==> flow/design.v <==
`timescale 1ns / 1ps
module MUX2x1(
    input [15:0] ch1,
    input [15:0] ch2,
    input sel,
    output reg [15:0] out
    );
	 always @(sel or ch1 or ch2) begin
		case(sel)
			1'b0 : out  = ch1;
			1'b1 : out  = ch2;
		endcase
	 end
endmodule
`timescale 1ns / 1ps
module MUX2x1_Br(
    input [5:0] ch1,
    input [5:0] ch2,
    input sel,
    output reg [5:0] out
    );
	 always @(sel or ch1 or ch2) begin
		case(sel)
			1'b0 : out  = ch1;
			1'b1 : out  = ch2;
		endcase
	 end
endmodule
`timescale 1ns / 1ps
module Program_Counter(
    input clk,
	 input rst,
	 input [5:0] target,
    output reg [5:0] pc_out
    );
	 always @(posedge clk or posedge rst)
		if(rst)begin
			pc_out <= 0;
		end
		else begin
			pc_out <= target;
	 end
endmodule
`timescale 1ns/1ps
module Register_File_main(
					input clk,
					input rst,
					input [3:0] read_add_1,
					input [3:0] read_add_2,
					input [3:0] wr_reg_add,
					input wr_en,
					input [15:0] wr_data,
					output [15:0] read_data_1,
					output [15:0] read_data_2
					);
					reg [15:0] reg_file [15:0];
					always @ (posedge clk or posedge rst) begin 
						if(rst) begin
							reg_file[0]  = 0;
							reg_file[1]  = 0;
							reg_file[2]  = 0;
							reg_file[3]  = 0;
							reg_file[4]  = 0;
							reg_file[5]  = 0;
							reg_file[6]  = 0;
							reg_file[7]  = 0;
							reg_file[8]  = 0;
							reg_file[9]  = 0;
							reg_file[10] = 0;
							reg_file[11] = 0;
							reg_file[12] = 0;
							reg_file[13] = 0;
							reg_file[14] = 0;
							reg_file[15] = 0;
						end
						else if (wr_en == 1) begin
							reg_file[wr_reg_add] = wr_data;
						end
					end
					assign read_data_1 = reg_file[read_add_1];
					assign read_data_2 = reg_file[read_add_2];
endmodule			
`timescale 1ns / 1ps
   module Control_Unit(
    input [3:0] opcode,
    output reg [2:0] alu_op,
    output reg reg_wr,
    output reg reg_dst,
    output reg alu_src,
    output reg jump,
	 output reg jeq,
	 output reg jr,
    output reg cmp,
	 output reg mov,
	 output reg li,
    output reg mem_rd,
    output reg mem_wr,
    output reg mem_to_reg
    );
	 always @(opcode)begin
		case(opcode)
			4'b0000 :	begin 
				alu_op		<= 3'b111;
				reg_wr 		<= 1'b0 ;	
				reg_dst 		<= 1'b0 ;	
				alu_src 		<= 1'b0 ;	
				jump	 		<= 1'b0 ;	
				jeq	 		<= 1'b0 ;
				jr		 		<= 1'b0 ;
				cmp	 		<= 1'b0 ;	
				mov 			<= 1'b0 ;
				li 			<= 1'b0 ;
				mem_rd 		<= 1'b0 ;	
				mem_wr 		<= 1'b0 ;	
				mem_to_reg 	<= 1'b0 ;	
				end
			4'b0001 :	begin	 
				alu_op		<= 3'b000;
				reg_wr 		<= 1'b1 ;	
				reg_dst 		<= 1'b0 ;	
				alu_src 		<= 1'b0 ;	
				jump	 		<= 1'b0 ;	
				jeq	 		<= 1'b0 ;
				jr		 		<= 1'b0 ;
				cmp	 		<= 1'b0 ;	
				mov 			<= 1'b0 ;
				li 			<= 1'b0 ;
				mem_rd 		<= 1'b0 ;	
				mem_wr 		<= 1'b0 ;	
				mem_to_reg 	<= 1'b0 ;	
				end
			4'b0010 :	begin	 
				alu_op		<= 3'b000;	
				reg_wr 		<= 1'b1 ;		
				reg_dst 		<= 1'b0 ;		
				alu_src 		<= 1'b1 ;		
				jump	 		<= 1'b0 ;		
				jeq	 		<= 1'b0 ;
				jr		 		<= 1'b0 ;
				cmp	 		<= 1'b0 ;	
				mov 			<= 1'b0 ;
				li 			<= 1'b0 ;
				mem_rd 		<= 1'b0 ;		
				mem_wr 		<= 1'b0 ;		
				mem_to_reg 	<= 1'b0 ;	
				end
			4'b0011 :	begin  
				alu_op		<= 3'b001;	
				reg_wr 		<= 1'b1 ;		
				reg_dst 		<= 1'b0 ;		
				alu_src 		<= 1'b0 ;		
				jump	 		<= 1'b0 ;		
				jeq	 		<= 1'b0 ;
				jr		 		<= 1'b0 ;
				cmp	 		<= 1'b0 ;	
				mov 			<= 1'b0 ;
				li 			<= 1'b0 ;
				mem_rd 		<= 1'b0 ;		
				mem_wr 		<= 1'b0 ;		
				mem_to_reg 	<= 1'b0 ;	
				end
			4'b0100 :   begin  
				alu_op		<= 3'b010;	
				reg_wr 		<= 1'b1 ;		
				reg_dst 		<= 1'b0 ;		
				alu_src 		<= 1'b0 ;		
				jump	 		<= 1'b0 ;		
				jeq	 		<= 1'b0 ;
				jr		 		<= 1'b0 ;
				cmp	 		<= 1'b0 ;	
				mov 			<= 1'b0 ;
				li 			<= 1'b0 ;				
				mem_rd 		<= 1'b0 ;		
				mem_wr 		<= 1'b0 ;		
				mem_to_reg 	<= 1'b0 ;	
				end
			4'b0101 :   begin  
				alu_op		<= 3'b011;
				reg_wr 		<= 1'b1 ;	
				reg_dst 		<= 1'b0 ;	
				alu_src 		<= 1'b0 ;	
				jump	 		<= 1'b0 ;	
				jeq	 		<= 1'b0 ;
				jr		 		<= 1'b0 ;
				cmp	 		<= 1'b0 ;	
				mov 			<= 1'b0 ;
				li 			<= 1'b0 ;
				mem_rd 		<= 1'b0 ;	
				mem_wr 		<= 1'b0 ;	
				mem_to_reg 	<= 1'b0 ;	
				end
			4'b0110 :	begin  
				alu_op		<= 3'b100;	
				reg_wr 		<= 1'b1 ;		
				reg_dst 		<= 1'b0 ;		
				alu_src 		<= 1'b0 ;		
				jump	 		<= 1'b0 ;		
				jeq	 		<= 1'b0 ;
				jr		 		<= 1'b0 ;
				cmp	 		<= 1'b0 ;	
				mov 			<= 1'b0 ;
				li 			<= 1'b0 ;				
				mem_rd 		<= 1'b0 ;		
				mem_wr 		<= 1'b0 ;		
				mem_to_reg 	<= 1'b0 ;		
				end
			4'b0111 :   begin  
				alu_op		<= 3'b111;
				reg_wr 		<= 1'b0 ;	
				reg_dst 		<= 1'b0 ;	
				alu_src 		<= 1'b0 ;	
				jump	 		<= 1'b0 ;	
				jeq	 		<= 1'b1 ;
				jr		 		<= 1'b0 ;
				cmp	 		<= 1'b0 ;	
				mov 			<= 1'b0 ;
				li 			<= 1'b0 ;
				mem_rd 		<= 1'b0 ;	
				mem_wr 		<= 1'b0 ;	
				mem_to_reg 	<= 1'b0 ;	
				end
			4'b1000 :   begin  
				alu_op		<= 3'b111;
				reg_wr 		<= 1'b1 ;	
				reg_dst 		<= 1'b0 ;	
				alu_src 		<= 1'b0 ;	
				jump	 		<= 1'b0 ;	
				jeq	 		<= 1'b0 ;
				jr		 		<= 1'b0 ;
				cmp	 		<= 1'b1 ;	
				mov 			<= 1'b0 ;
				li 			<= 1'b0 ;
				mem_rd 		<= 1'b0 ;	
				mem_wr 		<= 1'b0 ;	
				mem_to_reg 	<= 1'b0 ;	
				end
			4'b1001 :	begin  
				alu_op		<= 3'b111;
				reg_wr 		<= 1'b1 ;	
				reg_dst 		<= 1'b0 ;	
				alu_src 		<= 1'b0 ;	
				jump	 		<= 1'b0 ;	
				jeq	 		<= 1'b0 ;
				jr		 		<= 1'b0 ;
				cmp	 		<= 1'b0 ;	
				mov 			<= 1'b1 ;
				li 			<= 1'b0 ;
				mem_rd 		<= 1'b0 ;	
				mem_wr 		<= 1'b0 ;	
				mem_to_reg 	<= 1'b0 ;	
				end
			4'b1010 :   begin  
				alu_op		<= 3'b111;
				reg_wr 		<= 1'b0 ;	
				reg_dst 		<= 1'b0 ;	
				alu_src 		<= 1'b0 ;	
				jump	 		<= 1'b1 ;	
				jeq	 		<= 1'b0 ;	
				jr		 		<= 1'b0 ;
				cmp	 		<= 1'b0 ;
				mov 			<= 1'b0 ;
				li 			<= 1'b0 ;
				mem_rd 		<= 1'b0 ;	
				mem_wr 		<= 1'b0 ;	
				mem_to_reg 	<= 1'b0 ;	
				end
			4'b1011 :   begin  
				alu_op		<= 3'b111;
				reg_wr 		<= 1'b0 ;	
				reg_dst 		<= 1'b0 ;	
				alu_src 		<= 1'b0 ;	
				jump	 		<= 1'b0 ;	
				jeq	 		<= 1'b0 ;	
				jr		 		<= 1'b1 ;
				cmp	 		<= 1'b0 ;	
				mov 			<= 1'b0 ;
				li 			<= 1'b0 ;
				mem_rd 		<= 1'b0 ;	
				mem_wr 		<= 1'b0 ;	
				mem_to_reg 	<= 1'b0 ;	
				end
			4'b1100 :	begin  
				alu_op		<= 3'b000;
				reg_wr 		<= 1'b1 ;	
				reg_dst 		<= 1'b0 ;	
				alu_src 		<= 1'b1 ;	
				jump	 		<= 1'b0 ;	
				jeq	 		<= 1'b0 ;	
				jr		 		<= 1'b0 ;
				cmp	 		<= 1'b0 ;	
				mov 			<= 1'b0 ;
				li 			<= 1'b0 ;
				mem_rd 		<= 1'b1 ;	
				mem_wr 		<= 1'b0 ;	
				mem_to_reg 	<= 1'b1 ;	
				end
			4'b1101 :   begin  
				alu_op		<= 3'b000;
				reg_wr 		<= 1'b0 ;	
				reg_dst 		<= 1'b0 ;	
				alu_src 		<= 1'b1 ;	
				jump	 		<= 1'b0 ;	
				jeq	 		<= 1'b0 ;
				jr		 		<= 1'b0 ;
				cmp	 		<= 1'b0 ;	
				mov 			<= 1'b0 ;
				li 			<= 1'b0 ;
				mem_rd 		<= 1'b0 ;	
				mem_wr 		<= 1'b1 ;	
				mem_to_reg 	<= 1'b0 ;	
				end
			4'b1110 :   begin  
				alu_op		<= 3'b111;
				reg_wr 		<= 1'b1 ;	
				reg_dst 		<= 1'b0 ;	
				alu_src 		<= 1'b1 ;	
				jump	 		<= 1'b0 ;	
				jeq	 		<= 1'b0 ;
				jr		 		<= 1'b0 ;
				cmp	 		<= 1'b0 ;	
				mov 			<= 1'b0 ;
				li 			<= 1'b1 ;
				mem_rd 		<= 1'b0 ;	
				mem_wr 		<= 1'b0 ;	
				mem_to_reg 	<= 1'b0 ;	
				end
			4'b1111 :	begin  
				alu_op		<= 3'b111;
				reg_wr 		<= 1'b1 ;	
				reg_dst 		<= 1'b0 ;	
				alu_src 		<= 1'b0 ;	
				jump	 		<= 1'b0 ;	
				jeq	 		<= 1'b0 ;
				jr		 		<= 1'b0 ;
				cmp	 		<= 1'b0 ;	
				mov 			<= 1'b0 ;
				li 			<= 1'b0 ;
				mem_rd 		<= 1'b0 ;	
				mem_wr 		<= 1'b0 ;	
				mem_to_reg 	<= 1'b0 ;	
				end
			default :   begin 
				alu_op		<= 3'b111;	
				reg_wr 		<= 1'b0 ;	
				reg_dst 		<= 1'b0 ;	
				alu_src 		<= 1'b0 ;	
				jump	 		<= 1'b0 ;	
				jeq	 		<= 1'b0 ;
				jr		 		<= 1'b0 ;
				cmp	 		<= 1'b0 ;	
				mov 			<= 1'b0 ;
				li 			<= 1'b0 ;
				mem_rd 		<= 1'b0 ;	
				mem_wr 		<= 1'b0 ;	
				mem_to_reg 	<= 1'b0 ;	
				end        
		endcase
	 end
endmodule
`timescale 1ns / 1ps
module ALU_Main(
    input [15:0] d_in_1,
    input [15:0] d_in_2,
    input [2:0] alu_op,
    output reg z_flag,
    output reg [15:0] alu_out,
    output reg a_grt_b,
    output reg b_grt_a
    );
	 wire [15:0] d_out1;
	 wire [15:0] d_out2;
	 wire [15:0] d_out3; 
	 wire [15:0] d_out4; 
	 wire [15:0] d_out5; 
	 wire d_out6; 
	 wire d_out7; 
	 wire [15:0] d_out8; 
	 always @(d_in_1, d_in_2, alu_op,d_out1, d_out2, d_out3, d_out4, d_out5, d_out6, d_out7, d_out8) begin
			case(alu_op)
				3'b000 : begin 	alu_out[15:0] 	= d_out1	;  end
				3'b001 : begin 	alu_out 			= d_out2 ;	end
				3'b010 : begin 	alu_out[15:0] 	= d_out3 ;  end
				3'b011 : begin 	alu_out[15:0] 	= d_out4 ;  end
				3'b100 : begin 	alu_out[15:0] 	= d_out5 ;  end
				3'b101 : begin 	alu_out[0] 		= d_out6 ; alu_out[15:1]  = 0; end
				3'b110 : begin 	alu_out[0] 		= d_out7 ; alu_out[15:1]  = 0; end
				3'b111 : begin 	alu_out[15:0] 	= d_out8 ;  end
				default: begin 	alu_out[15:0] 	= 16'h0000;	end
			endcase 
		end
		assign d_out1 = d_in_1 + d_in_2;
		assign d_out2 = d_in_1 * d_in_2;
		assign d_out3 = d_in_1 & d_in_2;
		assign d_out4 = d_in_1 | d_in_2;
		assign d_out5 = d_in_1 / 2;
		assign d_out6 = d_in_1 > d_in_2;
		assign d_out7 = d_in_1 < d_in_2;
		assign d_out8 = d_in_1 - d_in_2;
		always @(d_out6 or d_out7) begin 
			if(d_out6 == 1)begin
				a_grt_b <= 1;
				b_grt_a <=0;
				z_flag <= 0;
			end
			else if(d_out7  == 1) begin
					a_grt_b <= 0;
					b_grt_a <=1;
					z_flag <= 0;
			end
			else begin
				a_grt_b <= 0;
				b_grt_a <=0;
				z_flag <= 1;
			end
		end
endmodule
`timescale 1ns / 1ps
module cpu_core(
    input clk,
    input rst,
	 output [5:0] pc_out,
	 input [15:0] instr_out,
	 input [15:0] mem_Data_in,
	 output mem_wr,
	 output mem_rd,
	 output [15:0] reg_Data_2,
	 output [5:0] data_mem_address
    );
	 wire [5:0] pc_target;
	 Program_Counter pc(clk,	rst,		pc_target,		pc_out);
	 wire  [5:0] pc_next;
	 assign pc_next = pc_out + 1;
	 wire [3:0] opcode,		reg_Rs,		reg_Rt,		reg_Rd;
	 wire [15:0] imm_offset;
	 wire [5:0] j_offset;
	 wire [3:0] jeq_offset;
	 wire [7:0] li_offset;
	 assign opcode 		=		instr_out	[15:12];
	 assign reg_Rd 		=		instr_out	[11:8];
	 assign reg_Rs 		=		instr_out	[7:4];
	 assign reg_Rt 		=		instr_out	[3:0];
	 assign imm_offset 	=		instr_out	[3:0]; 
	 assign li_offset		=		instr_out	[7:0];
	 assign j_offset 		=		instr_out	[5:0];
	 assign jeq_offset   = 		instr_out	[11:8];
	 reg [3:0] reg_Rd_mxd;
	 wire reg_dest;
	 wire [15:0] reg_write_Data, reg_Data_1, reg_Write_D, reg_Write_s1, reg_Write_s2;
	 always @(reg_dest or reg_Rd or reg_Rt) begin
		case(reg_dest)
			1'b0 : reg_Rd_mxd  = reg_Rd;
			1'b1 : reg_Rd_mxd  = reg_Rt;
		endcase
	 end
	 Register_File_main reg_file (clk,		rst,		reg_Rs,		reg_Rt,		reg_Rd_mxd,		reg_wr,		reg_Write_D,		reg_Data_1,		reg_Data_2);
	 wire [2:0] alu_op;
	 wire alu_src, op_jump, op_jeq, op_jr, op_cmp, op_mov, op_li, m2r;
	 Control_Unit cu(opcode,		alu_op,		reg_wr,		reg_dest,		alu_src,		op_jump,		op_jeq,		op_jr,	op_cmp,	op_mov,	op_li, 	mem_rd,		mem_wr,		m2r);
	 wire z_flag, agb, bga;
	 reg [15:0] imm_offset_se;
	 always @ (imm_offset) begin
		if(imm_offset[3] == 0) begin
			imm_offset_se <= {12'b000000000000,imm_offset};		 
			end
			else begin 
				imm_offset_se <= {12'b111111111111,imm_offset};	 
			end
	end
	 wire [15:0] alu_Out;
	 assign data_mem_address = alu_Out[5:0];
	 wire [15:0] alu_src_2;
	 MUX2x1 mxalusrc (reg_Data_2,	imm_offset_se,	alu_src,	alu_src_2);
	 ALU_Main alu ( reg_Data_1,	alu_src_2,		alu_op,	z_flag,	alu_Out,		agb,	bga);
	wire [5:0] jr_target, mxj_return;
	assign jr_target = reg_Data_1[5:0];  
	wire j_control;
	assign j_control = op_jump;
	wire [5:0] j_target;
	assign j_target = j_offset[5:0];
	wire jeq_ok;
	wire [5:0] mxjr_return;
	assign jeq_ok = op_jeq & z_flag;
	wire [5:0] jeq_target;
	assign jeq_target = {2'b00,jeq_offset};
	MUX2x1_Br mx_j_pc (pc_next, j_target, j_control, mxj_return);
	MUX2x1_Br mx_jr (mxj_return,	jr_target,	op_jr,	mxjr_return);
	MUX2x1_Br mx_jeq (mxjr_return,	jeq_target,	jeq_ok,	pc_target);
	MUX2x1 mxm2r (alu_Out,	mem_Data_in,	m2r,	reg_write_Data);
	reg [15:0] cmp_DS;
	always @(op_cmp or z_flag or agb or bga)begin
		if(z_flag)begin
			cmp_DS <= 16'hffff;
		end
		else if(agb)begin
			cmp_DS <= 16'h00ff;
		end
		else if(bga) begin
			cmp_DS <= 16'hff00;
		end
		else 
			cmp_DS <= 16'h0000;
	end
	MUX2x1 mxcmp (reg_write_Data,	cmp_DS,	op_cmp,	reg_Write_s1);
	reg  [15:0] li_offset_se;
	always @ (li_offset) begin
		if(li_offset[7] == 0) begin
			li_offset_se <= {4'b0000,li_offset};		 
			end
			else begin 
				li_offset_se <= {4'b1111,li_offset};	 
			end
	end
	MUX2x1 mxli (reg_Write_s1,	li_offset_se,	op_li,	reg_Write_s2);
	MUX2x1 mxmov (reg_Write_s2,	reg_Data_1,	op_mov,	reg_Write_D);
endmodule
# ---- From RTL to reports: cpu_core
# What the tools print for cpu_core, step after step.
# Line numbers count from 1 in the design file above.
# Cell names lack the library's common part.
# Not given: n/a
dict set report setup {
  design {cpu_core}
  clk_port {clk}
  library {sky130hd}
  corner {tt_025C_1v80}
}

# ---- Word level
# Yosys after proc, flatten, opt, wreduce and memory -nomap, before mapping. Print and check cells are not counted. Equal cells are merged and count once.
# Memory sizes are those after Yosys's memory passes, which may raise the word count (mostly to a power of two), join words into wider ones and drop unused or constant bits.
dict set report word_totals {
  ff_bits 262
  romBits 224
  mem_count 1
  in_bits 34
  output_inout_bits 30
}
# name words word_bits rd write_ports line_no
set memory_table {}
lappend memory_table {{(no name shown)} 16 14 1 0 101} ;# case(opcode)
dict set report classes {
  n_addsub 3
  multipliers 1
  cmp 2
  equal 52
  n_mux 38
  logic 28
  reduce_and_logical 37
}
# cell n
set ops {}
lappend ops {{parallel mux 16 bit (select 16 bit)} 2}
lappend ops {{two-way mux 16 bit} 19}
lappend ops {{multiplier 16 x 16 -> 16 bit} 1}
lappend ops {{OR reduction 15 bit} 16}
lappend ops {{parallel mux 16 bit (select 2 bit)} 5}
lappend ops {{parallel mux 15 bit (select 7 bit)} 1}
lappend ops {{== test 4 bit with constant B} 24}
lappend ops {{== test 4 x 3 -> 1 bit with constant B} 12}
lappend ops {{parallel mux 6 bit (select 2 bit)} 3}
lappend ops {{AND reduction 2 bit} 16}
lappend ops {{inverter 1 bit} 24}
lappend ops {{== test 4 x 2 -> 1 bit with constant B} 6}
lappend ops {{adder 16 bit} 1}
lappend ops {{subtractor 16 bit} 1}
lappend ops {{> comparator 16 bit} 1}
lappend ops {{less-than comparator 16 bit} 1}
lappend ops {{AND 16 bit} 1}
lappend ops {{bitwise OR 16 bit} 1}
lappend ops {{== test 3 bit with constant B} 4}
lappend ops {{== test 4 x 1 -> 1 bit with constant B} 3}
lappend ops {{zero test 4 bit} 3}
lappend ops {{two-way mux 12 bit} 1}
lappend ops {{parallel mux 4 bit (select 2 bit)} 1}
lappend ops {{parallel mux 1 bit (select 8 bit)} 1}
lappend ops {{== test 3 x 2 -> 1 bit with constant B} 2}
lappend ops {{adder 6 x 1 -> 6 bit with constant B} 1}
lappend ops {{two-way mux 1 bit} 5}
lappend ops {{== test 3 x 1 -> 1 bit with constant B} 1}
# Other operator kinds: 4; their cells: 4.

# ---- Longest topological paths
# Yosys ltp: most cells in a row. Word level: on the elaborated netlist, between registers, memories and ports. Mapped: between sequential cells and ports; inverters and the memories' decode and read muxes count.
dict set report depth {
  depth_word 13
  ABC_AREA 0
  mapped_depth 35
  depth_no_buf 29
}

# ---- Synthesis result
# The flow's flattened synthesis, as Yosys stat reports it; memories are mapped. The netlist is that of the ABC_AREA named above (0 if unset); the other value can give another one.
# Totals and module areas in this step are rounded.
dict set report mapped {
  cells 2583
  yosys_area_um2 22000
  seqArea_um2 6600
  ffs 262
  buf_cells 189
}
# cell n area_total_um2
set types {}
lappend types {dfrtp_1 262 6.56E+03}
lappend types {fa_1 82 1.64E+03}
lappend types {ha_1 102 1.28E+03}
lappend types {nand2_1 301 1.13E+03}
lappend types {mux2_2 99 1.11E+03}
lappend types {o21ai_0 217 1.09E+03}
lappend types {nor2_1 244 915.878}
lappend types {a21oi_1 139 695.667}
lappend types {inv_1 177 664.387}
lappend types {mux2i_1 65 650.624}
lappend types {clkbuf_1 110 412.896}
lappend types {a22oi_1 42 315.302}
lappend types {a221oi_1 35 306.544}
lappend types {xnor2_1 29 253.994}
lappend types {nand3_1 46 230.221}
lappend types {o31ai_1 29 217.709}
lappend types {nor2b_1 32 200.192}
lappend types {buf_6 17 191.434}
# Other cell types: 90; their cells: 555.
# The figures by module come from a second, unflattened synthesis with its own total; it is not the netlist above.
dict set report unflattened {
  cells_unflattened 2268
  hier_area_um2 22000
}
# Each row is one instance without its submodules.
# mod n_inst n_cells mod_area_um2 seq_area_um2
set modules {}
lappend modules {Register_File_main 1 1224 14000 6400}
lappend modules {ALU_Main 1 871 6400 0.0}
lappend modules {MUX2x1 5 18 250 0.0}
lappend modules {MUX2x1_Br 3 7 100 0.0}
lappend modules {Control_Unit 1 36 250 0.0}
lappend modules {Program_Counter 1 7 150 150}
lappend modules {cpu_core 1 19 150 0.0}

# ---- Timing after synthesis
# OpenSTA on the mapped netlist: ideal clock, no wires. The path of least setup slack (recovery checks aside). Input and output delay are each 20% of the period. Register names are those of the netlist, which keeps one name where synthesis merged equal registers.
dict set report synth_timing {
  kind {input port to output port}
  start {input port instr_out[4]}
  end {output port data_mem_address[5]}
  period_ns 11.0
  out_delay_ns 2.200
  arrival_ns 6.946
  setup_slack_ns 1.854
  path_delay_ns 4.746
  path_stages 23
  n_path_buf 5
  synth_period_reached_ns 9.146
}
# "path_delay_ns" = arrival - input delay + setup time.
# A path that ends at an output port has no setup time.
# "path_stages": output pins that drive a net of the path, with the launching flip-flop's if there is one; two outputs of one cell count as two.
# "synth_period_reached_ns" is the clock period less the worst setup slack; recovery checks do not enter. This is arithmetic on one report: input and output delays are still those of the set period (20% each).
# Between the ends stands the longest chain of elaborated cells between them, by number of cells; it is not shown to be the way that was timed. Of several equally long chains one is given.
# A line is the first line of the expression or statement that the cell stems from. Yosys adds cells for indexed reads and writes and turns some case tables into memories.
dict set report synth_between {
  path_cell_list {buf_4 buf_6 buf_4 buf_4 buf_2 o32ai_1 a221oi_1 a21oi_2 clkinv_1 nor2_1 fa_1 ha_1 ha_1 ha_1 inv_1 fa_1 inv_1 ha_1 xnor2_1 a21oi_1 o221ai_1 a221oi_1 nor2_1}
  elab_chain_cells 4
}
# item line_no
set synth_lines {}
lappend synth_lines {{start: declaration} 422} ;# input [15:0] instr_out,
lappend synth_lines {{== test 4 bit} 80} ;# assign read_data_1 = reg_file[read_add_1];
lappend synth_lines {{parallel mux 16 bit (select 16 bit)} 80}
lappend synth_lines {{multiplier 16 x 16 -> 16 bit} 392} ;# assign d_out2 = d_in_1 * d_in_2;
lappend synth_lines {{parallel mux 15 bit (select 7 bit)} 379} ;# case(alu_op)
lappend synth_lines {{end: declaration} 427} ;# output [5:0] data_mem_address

# ---- Timing after layout
# Path of least setup slack in the final report of job 2 (OpenROAD, finished layout, wires in). Where an end is a register, its clock arrival counts in the times.
dict set report layout_timing {
  kind {input port to output port}
  start {input port instr_out[6]}
  end {output port data_mem_address[5]}
  period_ns 10.9
  out_delay_ns 2.18
  arrival_ns 8.47
  setup_slack_ns 0.25
  path_stages 22
  n_path_buf 3
}
# Between the ends stands the longest chain of elaborated cells between them, by number of cells; it is not shown to be the way that was timed. Of several equally long chains one is given.
dict set report layout_between {
  path_cell_list {buf_2 buf_4 nor3b_1 a2bb2oi_2 a31oi_1 or4_1 o21a_1 ha_1 fa_1 ha_1 ha_1 ha_1 inv_1 fa_1 inv_1 ha_1 xnor2_1 a21oi_1 o221ai_1 a221oi_1 nor2_1 clkdlybuf4s50_1}
  elab_chain_cells 4
}
# item line_no
set layout_lines {}
lappend layout_lines {{start: declaration} 422} ;# input [15:0] instr_out,
lappend layout_lines {{== test 4 bit} 80} ;# assign read_data_1 = reg_file[read_add_1];
lappend layout_lines {{parallel mux 16 bit (select 16 bit)} 80}
lappend layout_lines {{multiplier 16 x 16 -> 16 bit} 392} ;# assign d_out2 = d_in_1 * d_in_2;
lappend layout_lines {{parallel mux 15 bit (select 7 bit)} 379} ;# case(alu_op)
lappend layout_lines {{end: declaration} 427} ;# output [5:0] data_mem_address

; Design cpu_core on sky130hd. What follows are 4 stored runs of the flow, each under its own settings; their order means nothing. The constraints put input and output delay at 20% of the set period each and load the outputs with 0.01 pF.
; "clock_period_reached_ns" means the clock period less the worst setup slack. The figure is calculated, with input and output delays left at 20% of the set period.
; "timing.worst_path_ns" is the time allowed to the run's worst setup path (the clock period less input and output delay, where it has them) less its slack. Clock arrival times count: a late capture clock shortens it, a late launch clock lengthens it.
; The results are shown rounded.

[job 1: settings]
CAP_MARGIN = 35
CELL_PAD_IN_SITES_DETAIL_PLACEMENT = 0
CELL_PAD_IN_SITES_GLOBAL_PLACEMENT = 1
CORE_MARGIN = 5
CORE_UTILIZATION = 66
MIN_ROUTING_LAYER = met2
SETUP_SLACK_MARGIN = -0.15
TNS_END_PERCENT = 60
period_ns = 11.1
SLEW_MARGIN = 20
[job 1: results]
outcome = incomplete, routing halted on GRT-0116

[job 2: settings]
period_ns = 10.9
CAP_MARGIN = 20
CORE_MARGIN = 2
CORE_UTILIZATION = 40
SLEW_MARGIN = 20
[job 2: results]
timing.worst_path_ns = 6.29
worst_path_kind = input port to output port
setup_worst_slack_ns = 0.25
clock_period_reached_ns = 10.645
synth_area_um2 = 22000
timing.hold.ws_ns = 0.50
tns_ns = 0.000
die_um2 = 58000
finalCellArea_um2 = 25000
layout_utilization_pct = 46

[job 3: settings]
CAP_MARGIN = 15
CELL_PAD_IN_SITES_GLOBAL_PLACEMENT = 2
CORE_MARGIN = 6
CORE_UTILIZATION = 18
CTS_CLUSTER_DIAMETER = 277
GPL_ROUTABILITY_DRIVEN = 1
GPL_TIMING_DRIVEN = 1
SETUP_SLACK_MARGIN = -1.31
SLEW_MARGIN = 5
period_ns = 19.4
[job 3: results]
die_um2 = 130000
layout_utilization_pct = 21
clock_period_reached_ns = 14.830
timing.worst_path_ns = 7.07
worst_path_kind = input port to output port
timing.hold.ws_ns = 0.51
setup_worst_slack_ns = 4.6
synth_area_um2 = 22000
tns_ns = 0.000
finalCellArea_um2 = 26000

[job 4: settings]
period_ns = 7.61
CAP_MARGIN = 20
CORE_MARGIN = 2
CORE_UTILIZATION = 40
SLEW_MARGIN = 20
[job 4: results]
setup_worst_slack_ns = -0.37
layout_utilization_pct = 58
synth_area_um2 = 22000
timing.hold.ws_ns = 0.51
clock_period_reached_ns = 7.984
timing.worst_path_ns = 6.46
worst_path_kind = input port to flip-flop
die_um2 = 58000
tns_ns = -29
finalCellArea_um2 = 32000
